==> flow/design.v <==
module Cordic #(parameter MODE = 0, STAGES = 8, WIDTH = 16, PHASE_WIDTH = 19)(
input wire                        in_clk,
input wire                        in_rst,
input wire                        in_enable,
input wire    [WIDTH-1:0]         in_x,
input wire    [WIDTH-1:0]         in_y,
input wire    [PHASE_WIDTH-1:0]   in_phase,
output wire                       out_valid,
output wire   [PHASE_WIDTH-1:0]   out_phase,
output wire   [WIDTH-1:0]         out_x,
output wire   [WIDTH-1:0]         out_y
);
localparam	ROTATIONAL = 0, 
			VECTORING  = 1;
wire signed   [WIDTH:0]         xn [STAGES:0];
wire signed   [WIDTH:0]         yn [STAGES:0];
wire signed   [PHASE_WIDTH-1:0]   zn [STAGES:0];
reg signed  [WIDTH:0]         xn_reg [STAGES:0];
reg signed  [WIDTH:0]         yn_reg [STAGES:0];
reg signed  [PHASE_WIDTH-1:0]   zn_reg [STAGES:0];
reg start;
generate
	if(MODE == ROTATIONAL) begin
reg [WIDTH-1:0] temp_x, temp_y;
reg [PHASE_WIDTH-1:0] temp_z;
always @ (posedge in_clk or negedge in_rst) 
begin
 if(!in_rst) begin
	temp_x <= 'b0;
	temp_y <= 'b0;
	temp_z <= 'b0; 
 end else if (start) begin
	temp_x <= in_x;
	temp_y <= in_y;
	temp_z <= in_phase;
	end
end
wire [PHASE_WIDTH-1:0] half_pi = 19'h19220;
wire [PHASE_WIDTH-1:0] z_limit = 19'h1b333;
reg [WIDTH-1:0] adjusted_x, adjusted_y;
reg [PHASE_WIDTH-1:0] adjusted_z;
always @ (*) 
begin
	if(temp_z[PHASE_WIDTH-1] == 1'b0 && temp_z > z_limit) begin
		adjusted_x = ~temp_y + 'b1;
		adjusted_y = temp_x;
		adjusted_z = temp_z - half_pi;
	end 
	else if(temp_z[PHASE_WIDTH-1] == 1'b1 && (~temp_z+19'b1) > z_limit) begin
		adjusted_x = temp_y;
		adjusted_y = ~temp_x + 'b1;
		adjusted_z = temp_z + half_pi;
	end 
	else begin
		adjusted_x = temp_x;
		adjusted_y = temp_y;
		adjusted_z = temp_z;
	end
end
assign xn[0] = {adjusted_x[WIDTH-1], adjusted_x};
assign yn[0] = {adjusted_y[WIDTH-1], adjusted_y};
assign zn[0] = adjusted_z;
end else if(MODE == VECTORING) begin
assign xn[0] = {in_x[WIDTH-1], in_x};
assign yn[0] = {in_y[WIDTH-1], in_y};
assign zn[0] = 'b0;
end
endgenerate
generate 
genvar i;
	if(MODE == ROTATIONAL) begin
for(i=0; i<STAGES; i=i+1) begin
  assign xn[i+1] = (zn_reg[i][PHASE_WIDTH-1] == 1'b0) ? xn_reg[i]-(yn_reg[i]>>>i)   : xn_reg[i]+(yn_reg[i]>>>i);
  assign yn[i+1] = (zn_reg[i][PHASE_WIDTH-1] == 1'b0) ? yn_reg[i]+(xn_reg[i]>>>i)   : yn_reg[i]-(xn_reg[i]>>>i);
  assign zn[i+1] = (zn_reg[i][PHASE_WIDTH-1] == 1'b0) ? zn_reg[i]-arctangent(i) : zn_reg[i]+arctangent(i);
end
end else if(MODE == VECTORING) begin
for(i=0; i<STAGES; i=i+1) begin
  assign xn[i+1] = (yn_reg[i][WIDTH] == 1'b1) ? xn_reg[i]-(yn_reg[i]>>>i)   : xn_reg[i]+(yn_reg[i]>>>i);
  assign yn[i+1] = (yn_reg[i][WIDTH] == 1'b1) ? yn_reg[i]+(xn_reg[i]>>>i)   : yn_reg[i]-(xn_reg[i]>>>i);
  assign zn[i+1] = (yn_reg[i][WIDTH] == 1'b1) ? zn_reg[i]-arctangent(i) : zn_reg[i]+arctangent(i);
end
end
endgenerate
always @ (posedge in_clk or negedge in_rst)
	if(!in_rst)
		start <= 1'b0;
	else
		start <= in_enable;
reg [STAGES+2:0] valid_reg;	
for(i=0; i<=STAGES; i=i+1) begin
  always @ (posedge in_clk or negedge in_rst)
    if(!in_rst)begin
      xn_reg[i] <= 'b0;
      yn_reg[i] <= 'b0;
      zn_reg[i] <= 'b0;    
    end
    else if(valid_reg[i+1]) begin
      xn_reg[i] <= xn[i];
      yn_reg[i] <= yn[i];
      zn_reg[i] <= zn[i];
    end
end
wire signed [15:0] k = 18'h009B7;
wire signed [31:0] scaled_x = xn_reg[STAGES] * k;
wire signed [31:0] scaled_y = yn_reg[STAGES] * k;
assign out_x = scaled_x[27:12];
assign out_y = scaled_y[27:12];
assign out_phase = zn_reg[STAGES];
always@(posedge in_clk or negedge in_rst)
begin
  if(!in_rst)
    valid_reg <= 'b0;
  else
    valid_reg <= {valid_reg[STAGES+1:0], in_enable};
end
assign out_valid = valid_reg[STAGES+2];
function [18:0] arctangent;
  input [3:0] i;
  begin
    case (i)
    0 : arctangent = 19'b000_1100100100001111;  
    1 : arctangent = 19'b000_0111011010110001;  
    2 : arctangent = 19'b000_0011111010110110;  
    3 : arctangent = 19'b000_0001111111010101;  
    4 : arctangent = 19'b000_0000111111111010;  
    5 : arctangent = 19'b000_0000011111111111;  
    6 : arctangent = 19'b000_0000001111111111;  
    7 : arctangent = 19'b000_0000000111111111;  
    8 : arctangent = 19'b000_0000000011111111;  
    9 : arctangent = 19'b000_0000000001111111;  
    10: arctangent = 19'b000_0000000000111111;  
    11: arctangent = 19'b000_0000000000011111;  
    12: arctangent = 19'b000_0000000000001111;  
    13: arctangent = 19'b000_0000000000000111;  
    14: arctangent = 19'b000_0000000000000011;  
    15: arctangent = 19'b000_0000000000000001;  
    default: arctangent = 19'b000_0000000000000000;  
    endcase
  end
endfunction
endmodule
# From RTL to reports: Cordic
# Tool output for the design above before and after an edit, in the order of the flow.
# Lines under "orig" count in the file above, lines under "edited" in the edited file.
# "change" is "edited" less "orig", of the values as shown.
# Library cell names are shortened.
# The mark - stands for no value.
# setup
design	Cordic
clock_port	in_clk
library	sky130hd
pvt_corner	tt_025C_1v80

# Edit of the RTL
# Unified diff, file above to edited file.
# A script made this edit. It changes what the design does and was not meant as an optimisation.
# begin of diff
@@ -83,9 +83,5 @@
 end
 endgenerate
-always @ (posedge in_clk or negedge in_rst)
-	if(!in_rst)
-		start <= 1'b0;
-	else
-		start <= in_enable;
+always @(*) start = in_enable;
 reg [STAGES+2:0] valid_reg;	
 for(i=0; i<=STAGES; i=i+1) begin
# end of diff

# Word-level counts
# Counts by Yosys on the flattened word-level netlist (proc, flatten, opt, wreduce). Print and check cells are left out. Cells with the same type and inputs are merged into one.
# word_totals
element	orig	edited	change
reg_bits	538	537	-1
latchBits	0	0	0
ram_bits	0	0	0
mem_bits_ro	0	0	0
clocked_rd_ports_x_width	0	0	0
mem_count	0	0	0
out_inout_bits	52	52	0
# op_classes
element	orig	edited	change
add_sub_neg	52	52	0
mul	2	2	0
div	0	0	0
cmp	2	2	0
equal	0	0	0
shift	0	0	0
mux	30	30	0
bitwise	4	4	0
reduce_and_logical	2	2	0
# op_table
op	orig	edited	change
17-bit 2-to-1 mux	16	16	0
19-bit 2-to-1 mux	10	10	0
16-bit 2-to-1 mux	4	4	0
16-bit by 1-bit adder with 16-bit output with constant B	2	2	0
17-bit by 10-bit adder with 17-bit output	2	2	0
17-bit by 11-bit adder with 17-bit output	2	2	0
17-bit by 12-bit adder with 17-bit output	2	2	0
17-bit by 13-bit adder with 17-bit output	2	2	0
17-bit by 14-bit adder with 17-bit output	2	2	0
17-bit by 15-bit adder with 17-bit output	2	2	0
17-bit by 16-bit adder with 17-bit output	2	2	0
19-bit by 17-bit > comparator with 1-bit output with constant B	2	2	0
1-bit logical AND	2	2	0
17-bit by 13-bit multiplier with 28-bit output with constant B	2	2	0
16-bit inverter	2	2	0
16-bit by 16-bit subtractor with 17-bit output	2	2	0
17-bit by 10-bit subtractor with 17-bit output	2	2	0
17-bit by 11-bit subtractor with 17-bit output	2	2	0
17-bit by 12-bit subtractor with 17-bit output	2	2	0
17-bit by 13-bit subtractor with 17-bit output	2	2	0
17-bit by 14-bit subtractor with 17-bit output	2	2	0
17-bit by 15-bit subtractor with 17-bit output	2	2	0
17-bit by 16-bit subtractor with 17-bit output	2	2	0
16-bit by 16-bit adder with 17-bit output	1	1	0
19-bit by 1-bit adder with 19-bit output with constant B	1	1	0
19-bit by 10-bit adder with 19-bit output with constant B	1	1	0
19-bit by 11-bit adder with 19-bit output with constant B	1	1	0
19-bit by 12-bit adder with 19-bit output with constant B	1	1	0
# The list need not be complete.

# Logic depth
# Yosys ltp: most cells in a row. Word level: on the elaborated netlist, between registers, memories and ports. Mapped: between sequential cells and ports; inverters and the memories' decode and read muxes count.
# depth
element	orig	edited	change
depth_word	6	6	0
abc_area	0	0	-
ltp_mapped	21	21	0
ltp_nobuf	20	20	0

# Mapped cells and area
# Source: synth_stat.txt of the flow (Yosys; design flattened, memories mapped). It holds for the ABC_AREA given above (unset counts as 0); a run with the other value may have another netlist.
# by_type
type	orig	edited	change
nor2_1	363	437	74
a21oi_1	411	338	-73
inv_1	557	613	56
nand3_1	97	150	53
xor2_1	169	119	-50
mux2_2	305	262	-43
nor3_1	164	203	39
and3_1	55	85	30
o2111ai_1	10	36	26
a31oi_1	51	76	25
o41ai_1	9	34	25
a21o_1	125	101	-24
nor2b_1	61	37	-24
o21bai_1	38	60	22
nand4_1	9	30	21
o21ai_0	263	282	19
nor4_1	32	51	19
a2111oi_0	12	29	17
# The list need not be complete.
# mapped
element	orig	edited	change
stdcells	5567	5818	251
yosys_area_um2	50878.8	51986.1	1107.3
sequential_area_um2	13412.9	13412.9	0.0
ffs	536	536	0

# Timing after synthesis
# Path of least setup slack by OpenSTA after synthesis, without wires, with an ideal clock, recovery checks aside; 20% of the period is set as input and as output delay. Where synthesis merged equal registers, the netlist keeps one of their names.
# synth_timing
element	orig	edited	change
path_type	flip-flop to output port	flip-flop to output port	-
startpoint	register xn_reg[8][7]	register xn_reg[8][6]	-
endpoint	output out_x[15]	output out_x[14]	-
clock_period_ps	9000	9000	0
output_delay_ps	1800	1800	0
launch_ps	0	0	0
arrival_ps	5922	5245	-677
setup_slack_ps	1278	1955	677
path_delay_ps	5922	5245	-677
driving_pins	22	19	-3
n_path_buf	1	1	0
period_less_setup_slack_ps	7722	7045	-677
# "path_delay_ps" = arrival - input delay + setup time.
# A path that ends at an output port has no setup time.
# "driving_pins" counts driving pins, that of a launching flip-flop among them; a cell with two outputs on the path counts twice.
# "period_less_setup_slack_ps" = period - worst setup slack (recovery checks aside). The figure is calculated, with input and output delays left at 20% of the set period.
# Between the ends stands the longest chain of elaborated cells between them, by number of cells; it is not shown to be the way that was timed. Of several equally long chains one is given.
# Each line given opens the expression or statement behind the cell; cells for indexed reads and writes are added by Yosys, which also makes memories of some case tables.
# synth_via_orig
cell_sequence	dfrtp_1 > ha_1 > inv_1 > fa_1 > fa_1 > inv_1 > fa_1 > inv_1 > fa_1 > inv_1 > ha_1 > a2111oi_2 > o21ai_1 > o21a_1 > a311o_1 > o31a_1 > and4_1 > or4_4 > a41o_1 > o41ai_2 > xor2_1 > buf_4
elab_chain_len	1
cells_between	1
cone_lines	1
# synth_rtl_orig
element	line	source
start, declared	18	reg signed  [WIDTH:0]         xn_reg [STAGES:0];
start, assigned	94	xn_reg[i] <= 'b0;
start, assigned	99	xn_reg[i] <= xn[i];
17-bit by 13-bit multiplier with 28-bit output	105	wire signed [31:0] scaled_x = xn_reg[STAGES] * k;
end, declared	10	output wire   [WIDTH-1:0]         out_x,
# Some nets on the timed path still bear RTL names; the line given drives or declares the net.
# synth_nets_orig
signal	line
scaled_x[27]	105
# synth_via_edited
cell_sequence	dfrtp_1 > ha_1 > inv_1 > fa_1 > fa_1 > fa_1 > fa_1 > inv_1 > ha_1 > a2111oi_0 > o21ai_0 > a2111oi_0 > o41ai_1 > a41oi_1 > nor3_1 > or3_1 > a21oi_1 > xnor2_1 > buf_4
elab_chain_len	1
cells_between	1
cone_lines	1
# synth_rtl_edited
element	line	source
start, declared	18	reg signed  [WIDTH:0]         xn_reg [STAGES:0];
start, assigned	90	xn_reg[i] <= 'b0;
start, assigned	95	xn_reg[i] <= xn[i];
17-bit by 13-bit multiplier with 28-bit output	101	wire signed [31:0] scaled_x = xn_reg[STAGES] * k;
end, declared	10	output wire   [WIDTH-1:0]         out_x,
# synth_nets_edited
signal	line
scaled_x[26]	101

# Worst path after layout
# Path of least setup slack in the final report of the runs of set A (OpenROAD, finished layout, wires in). Where an end is a register, its clock arrival counts in the times.
# The report prints the path's times to 10 ps; the period is as set.
# layout_timing
element	orig	edited	change
path_type	flip-flop to output port	flip-flop to output port	-
startpoint	register xn_reg[8][8]	register xn_reg[8][6]	-
endpoint	output out_x[14]	output out_x[14]	-
clock_period_ps	9000	9000	0
output_delay_ps	1800	1800	0
launch_ps	610	610	0
arrival_ps	6930	6770	-160
setup_slack_ps	270	430	160
driving_pins	20	19	-1
n_path_buf	1	1	0
# Between the ends stands the longest chain of elaborated cells between them, by number of cells; it is not shown to be the way that was timed. Of several equally long chains one is given.
# layout_via_orig
cell_sequence	dfrtp_2 > ha_1 > inv_1 > fa_1 > inv_1 > fa_1 > fa_1 > fa_1 > ha_1 > a2111oi_2 > o21ai_1 > o21a_1 > a311o_1 > o31a_1 > and4_1 > or4_4 > a41o_4 > o22a_1 > xor2_1 > dlygate4sd2_1
elab_chain_len	1
cells_between	1
cone_lines	1
# layout_rtl_orig
element	line	source
start, declared	18	reg signed  [WIDTH:0]         xn_reg [STAGES:0];
start, assigned	94	xn_reg[i] <= 'b0;
start, assigned	99	xn_reg[i] <= xn[i];
17-bit by 13-bit multiplier with 28-bit output	105	wire signed [31:0] scaled_x = xn_reg[STAGES] * k;
end, declared	10	output wire   [WIDTH-1:0]         out_x,
# layout_via_edited
cell_sequence	dfrtp_1 > ha_1 > inv_1 > fa_1 > fa_1 > fa_1 > fa_1 > inv_1 > ha_1 > a2111oi_0 > o21ai_0 > a2111oi_2 > o41ai_1 > a41oi_1 > nor3_1 > or3_1 > a21oi_1 > xnor2_1 > clkdlybuf4s50_1
elab_chain_len	1
cells_between	1
cone_lines	1
# layout_rtl_edited
element	line	source
start, declared	18	reg signed  [WIDTH:0]         xn_reg [STAGES:0];
start, assigned	90	xn_reg[i] <= 'b0;
start, assigned	95	xn_reg[i] <= xn[i];
17-bit by 13-bit multiplier with 28-bit output	101	wire signed [31:0] scaled_x = xn_reg[STAGES] * k;
end, declared	10	output wire   [WIDTH-1:0]         out_x,

# Layout results
# Both versions went through the flow (Yosys, OpenROAD) with the same settings in each pair. Constraints: input delay and output delay 20% of the set period each, output load 0.01 pF.
# settings_set_A
CORE_UTILIZATION	40
period_ns	9.0
CAP_MARGIN	20
CORE_MARGIN	2
SLEW_MARGIN	20
# results_set_A
element	orig	edited	change
synth_chip_area_um2	50878.8	51986.1	1107.3
dieArea_um2	130065.0	132864.0	2799.0
finish.stdcell_area_um2	55797.3	56822.0	1024.7
util_pct	44.3	43.9	-0.4
fin_ws_ps	273	428	155
setup_tns_ps	0	0	0
holdWs_ps	479	353	-126
period_reached_ps	8727	8572	-155
# settings_set_B
CAP_MARGIN	30
CORE_MARGIN	4
CORE_UTILIZATION	54
CTS_CLUSTER_DIAMETER	165
CTS_CLUSTER_SIZE	79
GPL_TIMING_DRIVEN	0
MAX_ROUTING_LAYER	met5
MIN_ROUTING_LAYER	met2
PLACE_DENSITY_LB_ADDON	0.27
SETUP_SLACK_MARGIN	2.55
SLEW_MARGIN	25
period_ns	11.8
# results_set_B
element	orig	edited	change
synth_chip_area_um2	50878.8	51986.1	1107.3
dieArea_um2	99193.5	101299.0	2105.5
finish.stdcell_area_um2	54459.7	55575.8	1116.1
util_pct	58.4	58.3	-0.1
fin_ws_ps	2725	2765	40
setup_tns_ps	0	0	0
holdWs_ps	405	394	-11
period_reached_ps	9075	9035	-40
# "period_reached_ps" is the run's clock period less its worst setup slack. It is reckoned from that one timing run; input and output delays stay at 20% of the period that was set.
